==> flow/design.v <==
module floating_Mult(
    input               clk, 
    input               rst,
    input       [31:0]  OperandA,
    input       [31:0]  OperandB,
    input               in_valid,
    output              zero_exponent,  
    output              Exception,  
    output              NaN,  
    output reg          out_valid,
    output reg  [31:0]  out
);
    reg sign_out;
    reg normalize;  
    reg [7:0] Exponent_out;
    reg [22:0] Mantissa_out;
    reg [23:0] OperandA_reg, OperandB_reg;  
    reg [47:0] Mantissa_product;
    localparam BIAS = 127;
    always @(*) begin
        out = 32'b0;
        out_valid = 1'b0;
        sign_out = 1'b0;
        normalize = 1'b0;
        Exponent_out = 8'b0;
        Mantissa_out = 23'b0;
        OperandA_reg = 24'b0;
        OperandB_reg = 24'b0;
        Mantissa_product = 48'b0;
        if(~rst) begin
            out = 32'b0;
            out_valid = 1'b0;
        end
        else if(in_valid) begin 
            sign_out = OperandA[31] ^ OperandB[31];
       		OperandA_reg = (|OperandA[30:23]) ? {1'b1, OperandA[22:0]} : {1'b0, OperandA[22:0]};
            OperandB_reg = (|OperandB[30:23]) ? {1'b1, OperandB[22:0]} : {1'b0, OperandB[22:0]};
            Mantissa_product = OperandA_reg * OperandB_reg;
            normalize = Mantissa_product[47];  
            if(~normalize && ~zero_exponent) begin
      			Mantissa_product = Mantissa_product << 1 ;
      			Mantissa_out = Mantissa_product[46:24] + Mantissa_product[23] ;  
      			normalize = Mantissa_product[47];
      			Exponent_out = (OperandA[30:23] + OperandB[30:23] - BIAS);
    		end
  			else begin
  				Mantissa_out = Mantissa_product [46:24];  
  				Exponent_out = (OperandA[30:23] + OperandB[30:23] - BIAS) + normalize;
  			end
            if (zero_exponent) begin
                out = 32'b0;
                out_valid = 1'b1;
            end
            else if(NaN) begin
                out = {sign_out,8'b1111_1111, 23'b111_1111_1111_1111_1111_1111};
                out_valid = 1'b1;
            end
            else if(Exception) begin
                out = {sign_out,8'b1111_1111,23'b0};
                out_valid = 1'b1;
            end
            else if (normalize) begin
                out = {sign_out, Exponent_out, Mantissa_out};
                out_valid = 1'b1;
            end
        end
        else begin  
            out = 32'b0;
            out_valid = 1'b0;
        end
    end
    assign Exception = ( ( (&OperandA[30:23]) && (OperandA[22:0] == 0) )   || ( (&OperandB[30:23]) && (OperandB[22:0] == 0) ) ) ? 1'b1 : 1'b0;
    assign zero_exponent = ((OperandA[30:23] == 0) | (OperandB[30:23] == 0)) ? 1'b1 : 1'b0;
    assign NaN =( ( (OperandA[30:23] == 8'b1111_1111) && (OperandA [22:0] != 23'b0) ) || ( (OperandB[30:23] == 8'b1111_1111) && (OperandB [22:0] != 23'b0) ) ) ? 1 : 0; 
endmodule
module Adder(
    input               clk,
    input               rst,
    input       [31:0]  OperandA,
    input       [31:0]  OperandB,
    input               in_valid,
    output              Exception,  
    output              zero_exponent,
    output              NaN,
    output reg out_valid,
output reg [31:0] out
    );
reg signA;
reg [23:0] mantissaA;
reg [7:0] expA;
reg signB;
reg [23:0] mantissaB;
reg [7:0] expB, expB_new;
reg [24:0] mantissa_sum;
reg [23:0] mantissaB_shift;
reg sign_out;
reg [7:0] exp_out;
reg [22:0] mantissa_out;
reg [8:0] Diff_exponent;  
integer norm_i;
always @(*) begin
    out = 32'b0;
    out_valid = 1'b0;
    expB_new = 8'b0;
    mantissa_sum = 25'b0;
    mantissaB_shift = 24'b0;
    sign_out = 1'b0;
    exp_out = 8'b0;
    mantissa_out = 23'b0;
    Diff_exponent = 9'b0;
    signA = OperandA [31];
    expA = OperandA [30:23];
    mantissaA = (|OperandA[30:23]) ? {1'b1, OperandA[22:0]} : {1'b0, OperandA[22:0]};
    signB = OperandB [31];
    expB = OperandB [30:23];
    mantissaB = (|OperandB[30:23]) ? {1'b1, OperandB[22:0]} : {1'b0, OperandB[22:0]};
    if (~rst) begin
        out = 32'b0;
        out_valid = 1'b0;
    end
    else if(in_valid) begin
       if (expA < expB) begin
            {signA, expA, mantissaA, signB, expB, mantissaB} = {signB, expB, mantissaB, signA, expA, mantissaA};
        end
        Diff_exponent = expA - expB ;
        expB_new = expB + Diff_exponent ;
        mantissaB_shift = (Diff_exponent > 0) ? mantissaB >> Diff_exponent : mantissaB ;
        exp_out = expA;
        if(signA == signB) begin
            mantissa_sum = mantissaA + mantissaB_shift;
            sign_out = signA;
        end
        else begin
        if(mantissaA >= mantissaB_shift) begin
            mantissa_sum = mantissaA - mantissaB_shift;
            sign_out = signA;
        end
        else begin
            mantissa_sum = mantissaB_shift - mantissaA;
            sign_out = signB ;
        end
        end
        if(mantissa_sum[24]) begin
            mantissa_sum = mantissa_sum >> 1;  
            exp_out = exp_out + 1 ;
        end 
        for (norm_i = 0; norm_i < 24; norm_i = norm_i + 1)
            if (~ mantissa_sum[23] & (|mantissa_sum) )
            begin
            mantissa_sum = mantissa_sum << 1;
            exp_out = exp_out - 1;
            end
        mantissa_out = mantissa_sum[22:0];
         if(NaN) begin
            out = {sign_out,8'b1111_1111, 23'b111_1111_1111_1111_1111_1111};
            out_valid = 1'b1;
        end
        else if(Exception) begin
            out = {sign_out,8'b1111_1111,23'b0};
            out_valid = 1'b1;
        end
        else begin
            out = {sign_out, exp_out, mantissa_out};
            out_valid = 1'b1;
        end
    end
    else begin
        out_valid = 1'b0;
    end
end
assign NaN =( ( (OperandA[30:23] == 8'b1111_1111) && (OperandA [22:0] != 23'b0) ) || ( (OperandB[30:23] == 8'b1111_1111) && (OperandB [22:0] != 23'b0) ) ) ? 1 : 0;
assign Exception = ( ( (&OperandA[30:23]) && (OperandA[22:0] == 0) )   || ( (&OperandB[30:23]) && (OperandB[22:0] == 0) ) ) ? 1'b1 : 1'b0;
endmodule 
module Accumulator(
    input               clk, 
    input               rst,
    input    [31:0]     IN1,
    input               in_valid,
    input [7:0]         kernel_size,
    output reg [31:0]   Accumulator,
    output reg              output_valid
    );
wire [31:0] out;
wire [15:0] counter_tmp;
reg  [15:0] counter ;
assign counter_tmp = kernel_size*kernel_size;
always @(posedge clk or negedge rst) begin
    if(~rst) begin
        Accumulator <= 0;
        output_valid <= 0;
        counter <= 0;
    end
    else if (in_valid) begin
      counter <= counter + 1 ;
        if (counter == counter_tmp-1)
          begin
            counter <= 0;
            output_valid <= 1;
            Accumulator <= (counter == 0) ? IN1 : out;  
          end
        else if (counter == 0)begin
          Accumulator <= IN1;  
          output_valid <= 0;
        end
       else
         begin
        Accumulator <= out;
        output_valid <= 0;
         end
    end
    else begin
      Accumulator <= Accumulator;  
      output_valid <= 0;
      end
end
        Adder add_inst(
            .clk(clk),
            .rst(rst),
            .OperandA(IN1),
            .OperandB(Accumulator),
            .in_valid(in_valid),
            .Exception(),
            .zero_exponent(),
            .NaN(),
            .out_valid(),
            .out(out)
        );
endmodule 
module conv_mac (
    input         clk,
    input         rst,           
    input         in_valid,
    input  [31:0] OperandA,      
    input  [31:0] OperandB,      
    input  [7:0]  kernel_size,
    output        out_valid,
    output [31:0] result
);
wire        acc_en;
wire [31:0] mult_result;
floating_Mult multiplier(
    .clk(clk),
    .rst(rst),
    .OperandA(OperandA),
    .OperandB(OperandB),
    .in_valid(in_valid),
    .zero_exponent(),
    .Exception(),
    .NaN(),
    .out_valid(acc_en),
    .out(mult_result)
);
Accumulator accumulator(
    .clk(clk),
    .rst(rst),
    .IN1(mult_result),
    .in_valid(acc_en),
    .Accumulator(result),
    .output_valid(out_valid),
    .kernel_size(kernel_size)
);
endmodule
Wiki page: conv_mac / tool data

* Tool chain data of conv_mac
Tool output for the design above before and after an edit, in the order of the flow.
"unedited" refers to lines of the RTL above, "edited" to lines of the edited file.
"change": "edited" minus "unedited" as printed here. "rel. change": 100 x difference / "unedited".
Library cell names are shortened.
A cell with - has no value.
- Top module :: conv_mac
- Clock :: clk
- Standard-cell library :: sky130hd
- Corner :: tt_025C_1v80

* Diff
The edit as a unified diff against the file above.
The edited RTL no longer does the same as the RTL above: the edit was made by script, with no optimisation intended.
#+begin_src diff
@@ -251,4 +251,6 @@
     .out(mult_result)
 );
+wire [31:0] result_0, result_1;
+wire out_valid_0, out_valid_1;
 Accumulator accumulator(
     .clk(clk),
@@ -256,7 +258,11 @@
     .IN1(mult_result),
     .in_valid(acc_en),
-    .Accumulator(result),
-    .output_valid(out_valid),
+    .Accumulator(result_0),
+    .output_valid(out_valid_0),
     .kernel_size(kernel_size)
 );
+Accumulator accumulator_twin (.clk(clk), .rst(rst), .IN1(mult_result), .in_valid(~acc_en),
+    .Accumulator(result_1), .output_valid(out_valid_1), .kernel_size(kernel_size));
+assign result = result_0 ^ result_1;
+assign out_valid = out_valid_0 ^ out_valid_1;
 endmodule
#+end_src

* Word level
Counts by Yosys on the flattened word-level netlist (proc, flatten, opt, wreduce; memories kept). Register bits leave out memories and registers merged into their read ports (data or address). Print and check cells are left out. Cells with the same type and inputs are merged into one.
** Bit counts
- input bits :: unedited 75, edited 75, change 0, rel. change 0.00%
- output and inout bits :: unedited 33, edited 33, change 0, rel. change 0.00%
- word-level cells :: unedited 362, edited 666, change +304, rel. change +83.98%
- flip-flop bits (word level) :: unedited 49, edited 98, change +49, rel. change +100.00%
** Operators by class
- mux-type cells :: unedited 204, edited 385, change +181, rel. change +88.73%
- add/sub/neg operators :: unedited 35, edited 65, change +30, rel. change +85.71%
- $mul :: unedited 2, edited 2, change 0, rel. change 0.00%
- bitwise logic cells :: unedited 52, edited 102, change +50, rel. change +96.15%
- eq/ne operators :: unedited 6, edited 9, change +3, rel. change +50.00%
- shifts and indexed selects :: unedited 1, edited 2, change +1, rel. change +100.00%
- $lt $le $gt $ge :: unedited 3, edited 6, change +3, rel. change +100.00%
- reductions and logical operators :: unedited 56, edited 89, change +33, rel. change +58.93%
** Operators by type and width
- 8-bit two-way mux :: unedited 80, edited 159, change +79, rel. change +98.75%
- 25-bit two-way mux :: unedited 75, edited 150, change +75, rel. change +100.00%
- 1-bit inverter :: unedited 26, edited 50, change +24, rel. change +92.31%
- 1-bit AND :: unedited 24, edited 48, change +24, rel. change +100.00%
- 25-bit OR reduction :: unedited 24, edited 48, change +24, rel. change +100.00%
- 8-bit by 1-bit subtractor with 8-bit output (second input constant) :: unedited 24, edited 48, change +24, rel. change +100.00%
- 1-bit two-way mux :: unedited 24, edited 36, change +12, rel. change +50.00%
- 24-bit two-way mux :: unedited 12, edited 21, change +9, rel. change +75.00%
- 1-bit logical AND :: unedited 9, edited 11, change +2, rel. change +22.22%
- 32-bit two-way mux :: unedited 8, edited 10, change +2, rel. change +25.00%
- 1-bit logical OR :: unedited 4, edited 6, change +2, rel. change +50.00%
- 31-bit two-way mux :: unedited 2, edited 4, change +2, rel. change +100.00%
- 24-bit by 24-bit subtractor with 25-bit output :: unedited 2, edited 4, change +2, rel. change +100.00%
- 8-bit equality test (second input constant) :: unedited 4, edited 5, change +1, rel. change +25.00%
- 23-bit logical NOT :: unedited 4, edited 5, change +1, rel. change +25.00%
- 8-bit AND reduction :: unedited 4, edited 5, change +1, rel. change +25.00%
- 23-bit nonzero test :: unedited 4, edited 5, change +1, rel. change +25.00%
- 8-bit OR reduction :: unedited 4, edited 5, change +1, rel. change +25.00%
- 23-bit two-way mux :: unedited 2, edited 3, change +1, rel. change +50.00%
- 16-bit by 1-bit adder with 16-bit output (second input constant) :: unedited 1, edited 2, change +1, rel. change +100.00%
- 24-bit by 24-bit adder with 25-bit output :: unedited 1, edited 2, change +1, rel. change +100.00%
- 8-bit by 1-bit adder with 8-bit output (second input constant) :: unedited 1, edited 2, change +1, rel. change +100.00%
- 1-bit equality test :: unedited 1, edited 2, change +1, rel. change +100.00%
- 16-bit by 32-bit equality test with 1-bit output :: unedited 1, edited 2, change +1, rel. change +100.00%
- 24-bit >= comparator :: unedited 1, edited 2, change +1, rel. change +100.00%
- 9-bit by 1-bit greater-than comparator with 1-bit output (second input constant) :: unedited 1, edited 2, change +1, rel. change +100.00%
- 16-bit logical NOT :: unedited 1, edited 2, change +1, rel. change +100.00%
- 8-bit < comparator :: unedited 1, edited 2, change +1, rel. change +100.00%
Operator kinds equal on both sides are left out: 9.
The list need not be complete.

* Depth
Yosys ltp: most cells in a row. Word level: on the elaborated netlist, between registers, memories and ports. Mapped: between sequential cells and ports; inverters and the memories' decode and read muxes count.
** Logic depth
- depth in word-level cells :: unedited 151, edited 151, change 0, rel. change 0.00%
- ABC_AREA :: unedited 0, edited 0
- depth in mapped cells :: unedited 155, edited 157, change +2, rel. change +1.29%
- gate-level depth less buffers :: unedited 143, edited 144, change +1, rel. change +0.70%

* Mapped cells and area
The flow's flattened synthesis, as Yosys stat reports it; memories are mapped. The netlist is that of the ABC_AREA named above (0 if unset); the other value can give another one.
** Cell types
- a21oi_1 :: unedited 319, edited 574, change +255, rel. change +79.94%
- nor2_1 :: unedited 414, edited 646, change +232, rel. change +56.04%
- mux2i_1 :: unedited 118, edited 345, change +227, rel. change +192.37%
- nand2_1 :: unedited 825, edited 1048, change +223, rel. change +27.03%
- o21ai_0 :: unedited 245, edited 410, change +165, rel. change +67.35%
- inv_1 :: unedited 731, edited 868, change +137, rel. change +18.74%
- clkbuf_1 :: unedited 252, edited 387, change +135, rel. change +53.57%
- nand3_1 :: unedited 127, edited 250, change +123, rel. change +96.85%
- xnor2_1 :: unedited 175, edited 294, change +119, rel. change +68.00%
- ha_1 :: unedited 330, edited 439, change +109, rel. change +33.03%
- nor3_1 :: unedited 120, edited 225, change +105, rel. change +87.50%
- xor2_1 :: unedited 83, edited 184, change +101, rel. change +121.69%
- mux2_2 :: unedited 49, edited 139, change +90, rel. change +183.67%
- a21o_1 :: unedited 69, edited 125, change +56, rel. change +81.16%
- dfrtp_1 :: unedited 49, edited 98, change +49, rel. change +100.00%
- o21bai_1 :: unedited 21, edited 69, change +48, rel. change +228.57%
- nand2b_1 :: unedited 51, edited 98, change +47, rel. change +92.16%
- nand4_1 :: unedited 71, edited 115, change +44, rel. change +61.97%
Cell types equal on both sides are left out: 12.
The list need not be complete.
** Mapped netlist
- standard cells after synthesis :: unedited 5809, edited 8706, change +2897, rel. change +49.87%
- flip-flops :: unedited 49, edited 98, change +49, rel. change +100.00%
- mapped area (µm²) :: unedited 42649.7, edited 63004.2, change +20354.5, rel. change +47.72%
- sequential part of the area (µm²) :: unedited 1226.2, edited 2452.4, change +1226.2, rel. change +100.00%
- buffer cells :: unedited 318, edited 489, change +171, rel. change +53.77%
The figures by module come from a second, unflattened synthesis with its own total; it is not the netlist above.
** Unflattened totals
- cell total of the unflattened synthesis :: unedited 5507, edited 8564, change +3057, rel. change +55.51%
- area (unflattened synthesis) (µm²) :: unedited 41765.1, edited 63248.2, change +21483.1, rel. change +51.44%
Each row is one instance without its submodules.
** Modules, unedited
- floating_Mult :: times used 1, cells 2466, sequential area 0.0 µm², area 20577.2 µm²
- Adder :: times used 1, cells 2529, sequential area 0.0 µm², area 16594.7 µm²
- Accumulator :: times used 1, cells 512, sequential area 1226.2 µm², area 4593.2 µm²
- conv_mac :: times used 1, cells 0, sequential area 0.0 µm², area 0.0 µm²
** Modules, edited
- Adder :: times used 2, cells 2529, sequential area 0.0 µm², area 16594.7 µm²
- floating_Mult :: times used 1, cells 2448, sequential area 0.0 µm², area 20579.7 µm²
- Accumulator :: times used 2, cells 512, sequential area 1226.2 µm², area 4593.2 µm²
- conv_mac :: times used 1, cells 34, sequential area 0.0 µm², area 292.8 µm²

* Worst setup path after synthesis
Source: OpenSTA report_checks on the synthesized netlist (no wires, ideal clock, input and output delay 20% of the period each), path of least setup slack; recovery checks are left aside. Register names are those of the netlist, which keeps one name where synthesis merged equal registers.
** Timing path post-synthesis
- path kind :: unedited input-to-reg, edited input-to-reg
- from :: unedited input OperandB[3], edited input OperandB[3]
- to :: unedited register accumulator.Accumulator[29], edited register accumulator.Accumulator[30]
- driving pins on the path :: unedited 147, edited 139, change -8, rel. change -5.44%
- external input delay (ns) :: unedited 8.800, edited 8.800, change 0.000, rel. change 0.00%
- path buffers :: unedited 14, edited 15, change +1, rel. change +7.14%
- delay of the path (ns) :: unedited 27.645, edited 31.759, change +4.114, rel. change +14.88%
- setup slack (ns) :: unedited 7.555, edited 3.441, change -4.114
- data required time (ns) :: unedited 43.873, edited 43.918, change +0.045, rel. change +0.10%
- launch time at the first pin (ns) :: unedited 8.800, edited 8.800, change 0.000, rel. change 0.00%
- data arrival time (ns) :: unedited 36.318, edited 40.477, change +4.159, rel. change +11.45%
- setup time (ns) :: unedited 0.127, edited 0.082, change -0.045
- period (ns) :: unedited 44.0, edited 44.0, change 0.0, rel. change 0.00%
- period reached after synthesis (ns) :: unedited 36.445, edited 40.559, change +4.114, rel. change +11.29%
"delay of the path" is the arrival time less input delay plus setup time.
"driving pins on the path": output pins that drive a net of the path, with the launching flip-flop's if there is one; two outputs of one cell count as two.
"period reached after synthesis" = period - worst setup slack (recovery checks aside). The figure is calculated, with input and output delays left at 20% of the set period.
The rows between start and end are the longest chain of elaborated cells between them; the timing report does not say that the signal goes this way. Where chains are equally long, one stands for them.
Each line given opens the expression or statement behind the cell; cells for indexed reads and writes are added by Yosys, which also makes memories of some case tables.
At most two assigning lines are given for a register; there are more.
On the way, post-synthesis, unedited:
- Cells stage by stage :: clkbuf_1 > clkbuf_1 > nand2_1 > fa_1 > inv_1 > fa_1 > fa_1 > inv_1 > fa_1 > inv_1 > fa_1 > inv_1 > fa_1 > inv_1 > fa_1 > ha_1 > nand4_1 > nor2_1 > [... 111 more ...] > ha_1 > nand3_1 > a21bo_2 > ha_1 > mux2_2 > ha_1 > mux2_2 > ha_1 > mux2_2 > ha_1 > mux2_2 > ha_1 > nand2_1 > nor2_1 > nand2_1 > a2111oi_0 > a211o_1 > o21ai_1
- Length of the longest elaborated chain :: 150
- Elaborated cells on any way between the ends :: 321
** RTL lines, path post-synthesis, unedited
- from (decl) :: RTL line 234 : input  [31:0] OperandB,
- 24-bit two-way mux :: RTL line 37 : OperandB_reg = (|OperandB[30:23]) ? {1'b1, OperandB[22:0]} : {1'b0, OperandB[22:0]};
- 24-bit by 24-bit multiplier with 48-bit output :: RTL line 38
- 1-bit inverter :: RTL line 40 : if(~normalize && ~zero_exponent) begin
- 1-bit logical AND :: RTL line 40
- 1-bit two-way mux :: RTL line 40
- 1-bit two-way mux :: RTL line 34 : else if(in_valid) begin
- 1-bit two-way mux :: RTL line 30 : if(~rst) begin
- [... 136 more ...]
- 1-bit inverter :: RTL line 148 : if (~ mantissa_sum[23] & (|mantissa_sum) )
- 1-bit AND :: RTL line 148
- 8-bit two-way mux :: RTL line 148
- 31-bit two-way mux :: RTL line 158 : else if(Exception) begin
- 31-bit two-way mux :: RTL line 154 : if(NaN) begin
- 32-bit two-way mux :: RTL line 117 : if (~rst) begin
- 32-bit two-way mux :: RTL line 201 : else if (counter == 0)begin
- to (assign) :: RTL line 199 : Accumulator <= (counter == 0) ? IN1 : out;
- to (assign) :: RTL line 207 : Accumulator <= out;
- to (decl) :: RTL line 180 : output reg [31:0]   Accumulator,
On the way, post-synthesis, edited:
- Cells stage by stage :: clkbuf_1 > clkbuf_1 > nand2_1 > fa_1 > inv_1 > fa_1 > fa_1 > inv_1 > fa_1 > inv_1 > fa_1 > inv_1 > fa_1 > inv_1 > fa_1 > ha_1 > a21o_1 > a211o_1 > [... 103 more ...] > mux2_2 > ha_1 > mux2_2 > ha_1 > nand2_1 > o41ai_1 > ha_1 > and3b_1 > nor2_1 > ha_1 > inv_1 > o22ai_1 > nor4bb_1 > nor3b_1 > nor3b_1 > xnor3_1 > a21o_1 > a22oi_2
- Length of the longest elaborated chain :: 150
- Elaborated cells on any way between the ends :: 321
** RTL lines, path post-synthesis, edited
- from (decl) :: RTL line 234 : input  [31:0] OperandB,
- 24-bit two-way mux :: RTL line 37 : OperandB_reg = (|OperandB[30:23]) ? {1'b1, OperandB[22:0]} : {1'b0, OperandB[22:0]};
- 24-bit by 24-bit multiplier with 48-bit output :: RTL line 38
- 1-bit inverter :: RTL line 40 : if(~normalize && ~zero_exponent) begin
- 1-bit logical AND :: RTL line 40
- 1-bit two-way mux :: RTL line 40
- 1-bit two-way mux :: RTL line 34 : else if(in_valid) begin
- 1-bit two-way mux :: RTL line 30 : if(~rst) begin
- [... 136 more ...]
- 1-bit inverter :: RTL line 148 : if (~ mantissa_sum[23] & (|mantissa_sum) )
- 1-bit AND :: RTL line 148
- 8-bit two-way mux :: RTL line 148
- 31-bit two-way mux :: RTL line 158 : else if(Exception) begin
- 31-bit two-way mux :: RTL line 154 : if(NaN) begin
- 32-bit two-way mux :: RTL line 117 : if (~rst) begin
- 32-bit two-way mux :: RTL line 199 : Accumulator <= (counter == 0) ? IN1 : out;
- to (assign) :: RTL line 199
- to (assign) :: RTL line 207 : Accumulator <= out;
- to (decl) :: RTL line 180 : output reg [31:0]   Accumulator,

* Path in the finished layout
Path of least setup slack in the final report of the runs of set A (OpenROAD, finished layout, wires in). Where an end is a register, its clock arrival counts in the times.
** Timing path post-layout
- path kind :: unedited input-to-reg, edited input-to-reg
- from :: unedited input OperandA[12], edited input OperandA[11]
- to :: unedited register accumulator.Accumulator[29], edited register accumulator.Accumulator[29]
- period (ns) :: unedited 44.0, edited 44.0, change 0.0, rel. change 0.00%
- data required time (ns) :: unedited 44.22, edited 44.31, change +0.09, rel. change +0.20%
- path buffers :: unedited 3, edited 10, change +7, rel. change +233.33%
- driving pins on the path :: unedited 126, edited 141, change +15, rel. change +11.90%
- setup slack (ns) :: unedited 1.85, edited 1.79, change -0.06
- launch time at the first pin (ns) :: unedited 8.80, edited 8.80, change 0.00, rel. change 0.00%
- setup time (ns) :: unedited 0.11, edited 0.08, change -0.03
- external input delay (ns) :: unedited 8.80, edited 8.80, change 0.00, rel. change 0.00%
- data arrival time (ns) :: unedited 42.36, edited 42.52, change +0.16, rel. change +0.38%
The rows between start and end are the longest chain of elaborated cells between them; the timing report does not say that the signal goes this way. Where chains are equally long, one stands for them.
At most two assigning lines are given for a register; there are more.
On the way, post-layout, unedited:
- Cells stage by stage :: clkdlybuf4s50_1 > buf_4 > nand2_1 > fa_1 > inv_1 > fa_1 > inv_1 > fa_1 > inv_1 > fa_1 > inv_1 > fa_1 > fa_1 > inv_1 > fa_1 > ha_1 > a21oi_1 > o21ai_0 > [... 90 more ...] > ha_1 > nand3_1 > a21bo_2 > ha_1 > mux2_2 > ha_1 > mux2_2 > ha_1 > mux2_2 > ha_1 > mux2_2 > ha_1 > nand2_1 > nor2_1 > nand2_1 > a2111oi_0 > a211o_1 > o21ai_1
- Length of the longest elaborated chain :: 150
- Elaborated cells on any way between the ends :: 321
** RTL lines, path post-layout, unedited
- from (decl) :: RTL line 233 : input  [31:0] OperandA,
- 24-bit two-way mux :: RTL line 36 : OperandA_reg = (|OperandA[30:23]) ? {1'b1, OperandA[22:0]} : {1'b0, OperandA[22:0]};
- 24-bit by 24-bit multiplier with 48-bit output :: RTL line 38
- 1-bit inverter :: RTL line 40 : if(~normalize && ~zero_exponent) begin
- 1-bit logical AND :: RTL line 40
- 1-bit two-way mux :: RTL line 40
- 1-bit two-way mux :: RTL line 34 : else if(in_valid) begin
- 1-bit two-way mux :: RTL line 30 : if(~rst) begin
- [... 136 more ...]
- 1-bit inverter :: RTL line 148 : if (~ mantissa_sum[23] & (|mantissa_sum) )
- 1-bit AND :: RTL line 148
- 8-bit two-way mux :: RTL line 148
- 31-bit two-way mux :: RTL line 158 : else if(Exception) begin
- 31-bit two-way mux :: RTL line 154 : if(NaN) begin
- 32-bit two-way mux :: RTL line 117 : if (~rst) begin
- 32-bit two-way mux :: RTL line 201 : else if (counter == 0)begin
- to (assign) :: RTL line 199 : Accumulator <= (counter == 0) ? IN1 : out;
- to (assign) :: RTL line 207 : Accumulator <= out;
- to (decl) :: RTL line 180 : output reg [31:0]   Accumulator,
On the way, post-layout, edited:
- Cells stage by stage :: clkdlybuf4s50_1 > buf_4 > nand2_1 > fa_1 > inv_1 > fa_1 > inv_1 > fa_1 > inv_1 > fa_1 > inv_1 > fa_1 > fa_1 > inv_1 > fa_1 > ha_1 > and3_1 > and3_1 > [... 105 more ...] > ha_1 > mux2_2 > ha_1 > nand2_1 > o41ai_1 > ha_1 > and3b_1 > nor2_1 > ha_1 > inv_1 > o22ai_1 > ha_1 > nand4_1 > or3_1 > or3_1 > xnor2_1 > nand2_1 > a32oi_1
- Length of the longest elaborated chain :: 150
- Elaborated cells on any way between the ends :: 321
** RTL lines, path post-layout, edited
- from (decl) :: RTL line 233 : input  [31:0] OperandA,
- 24-bit two-way mux :: RTL line 36 : OperandA_reg = (|OperandA[30:23]) ? {1'b1, OperandA[22:0]} : {1'b0, OperandA[22:0]};
- 24-bit by 24-bit multiplier with 48-bit output :: RTL line 38
- 1-bit inverter :: RTL line 40 : if(~normalize && ~zero_exponent) begin
- 1-bit logical AND :: RTL line 40
- 1-bit two-way mux :: RTL line 40
- 1-bit two-way mux :: RTL line 34 : else if(in_valid) begin
- 1-bit two-way mux :: RTL line 30 : if(~rst) begin
- [... 136 more ...]
- 1-bit inverter :: RTL line 148 : if (~ mantissa_sum[23] & (|mantissa_sum) )
- 1-bit AND :: RTL line 148
- 8-bit two-way mux :: RTL line 148
- 31-bit two-way mux :: RTL line 158 : else if(Exception) begin
- 31-bit two-way mux :: RTL line 154 : if(NaN) begin
- 32-bit two-way mux :: RTL line 117 : if (~rst) begin
- 32-bit two-way mux :: RTL line 199 : Accumulator <= (counter == 0) ? IN1 : out;
- to (assign) :: RTL line 199
- to (assign) :: RTL line 207 : Accumulator <= out;
- to (decl) :: RTL line 180 : output reg [31:0]   Accumulator,

* Measured runs
Both versions went through the flow (Yosys, OpenROAD) with the same settings in each pair. Constraints: input delay and output delay 20% of the set period each, output load 0.01 pF.
Settings, set A:
- CORE_UTILIZATION :: 40
- period_ns :: 44.0
- CAP_MARGIN :: 20
- CORE_MARGIN :: 2
- SLEW_MARGIN :: 20
** Results, set A
- summed negative setup slack (ns) :: unedited 0.000, edited 0.000, change 0.000
- clock period reached (ns) :: unedited 42.145, edited 42.212, change +0.067, rel. change +0.16%
- area of the standard cells in the finished layout (µm²) :: unedited 45406.0, edited 68087.8, change +22681.8, rel. change +49.95%
- die size (µm²) :: unedited 109253.0, edited 160701.0, change +51448.0, rel. change +47.09%
- worst slack on setup checks (ns) :: unedited 1.855, edited 1.788, change -0.067
- utilization in the final report (%) :: unedited 43.0, edited 43.5, change +0.5
- netlist area reported by Yosys (µm²) :: unedited 42649.7, edited 63004.2, change +20354.5, rel. change +47.72%
- worst hold slack after layout (ns) :: unedited 0.566, edited 0.580, change +0.014
Settings, set B:
- CORE_UTILIZATION :: 61
- CTS_CLUSTER_DIAMETER :: 340
- GPL_ROUTABILITY_DRIVEN :: 0
- GPL_TIMING_DRIVEN :: 0
- MAX_ROUTING_LAYER :: met5
- SLEW_MARGIN :: 30
- period_ns :: 33.2
- CAP_MARGIN :: 20
- CORE_MARGIN :: 2
** Results, set B
- summed negative setup slack (ns) :: unedited -13.374, edited -57.063, change -43.689
- clock period reached (ns) :: unedited 35.360, edited 37.616, change +2.256, rel. change +6.38%
- area of the standard cells in the finished layout (µm²) :: unedited 52370.2, edited 77078.9, change +24708.7, rel. change +47.18%
- die size (µm²) :: unedited 72049.3, edited 105872.0, change +33822.7, rel. change +46.94%
- worst slack on setup checks (ns) :: unedited -2.160, edited -4.416, change -2.256
- utilization in the final report (%) :: unedited 76.0, edited 75.4, change -0.6
- netlist area reported by Yosys (µm²) :: unedited 42649.7, edited 63004.2, change +20354.5, rel. change +47.72%
- worst hold slack after layout (ns) :: unedited 0.590, edited 0.580, change -0.010
"clock period reached" = clock period - worst setup slack. The figure is calculated, with input and output delays left at 20% of the set period.
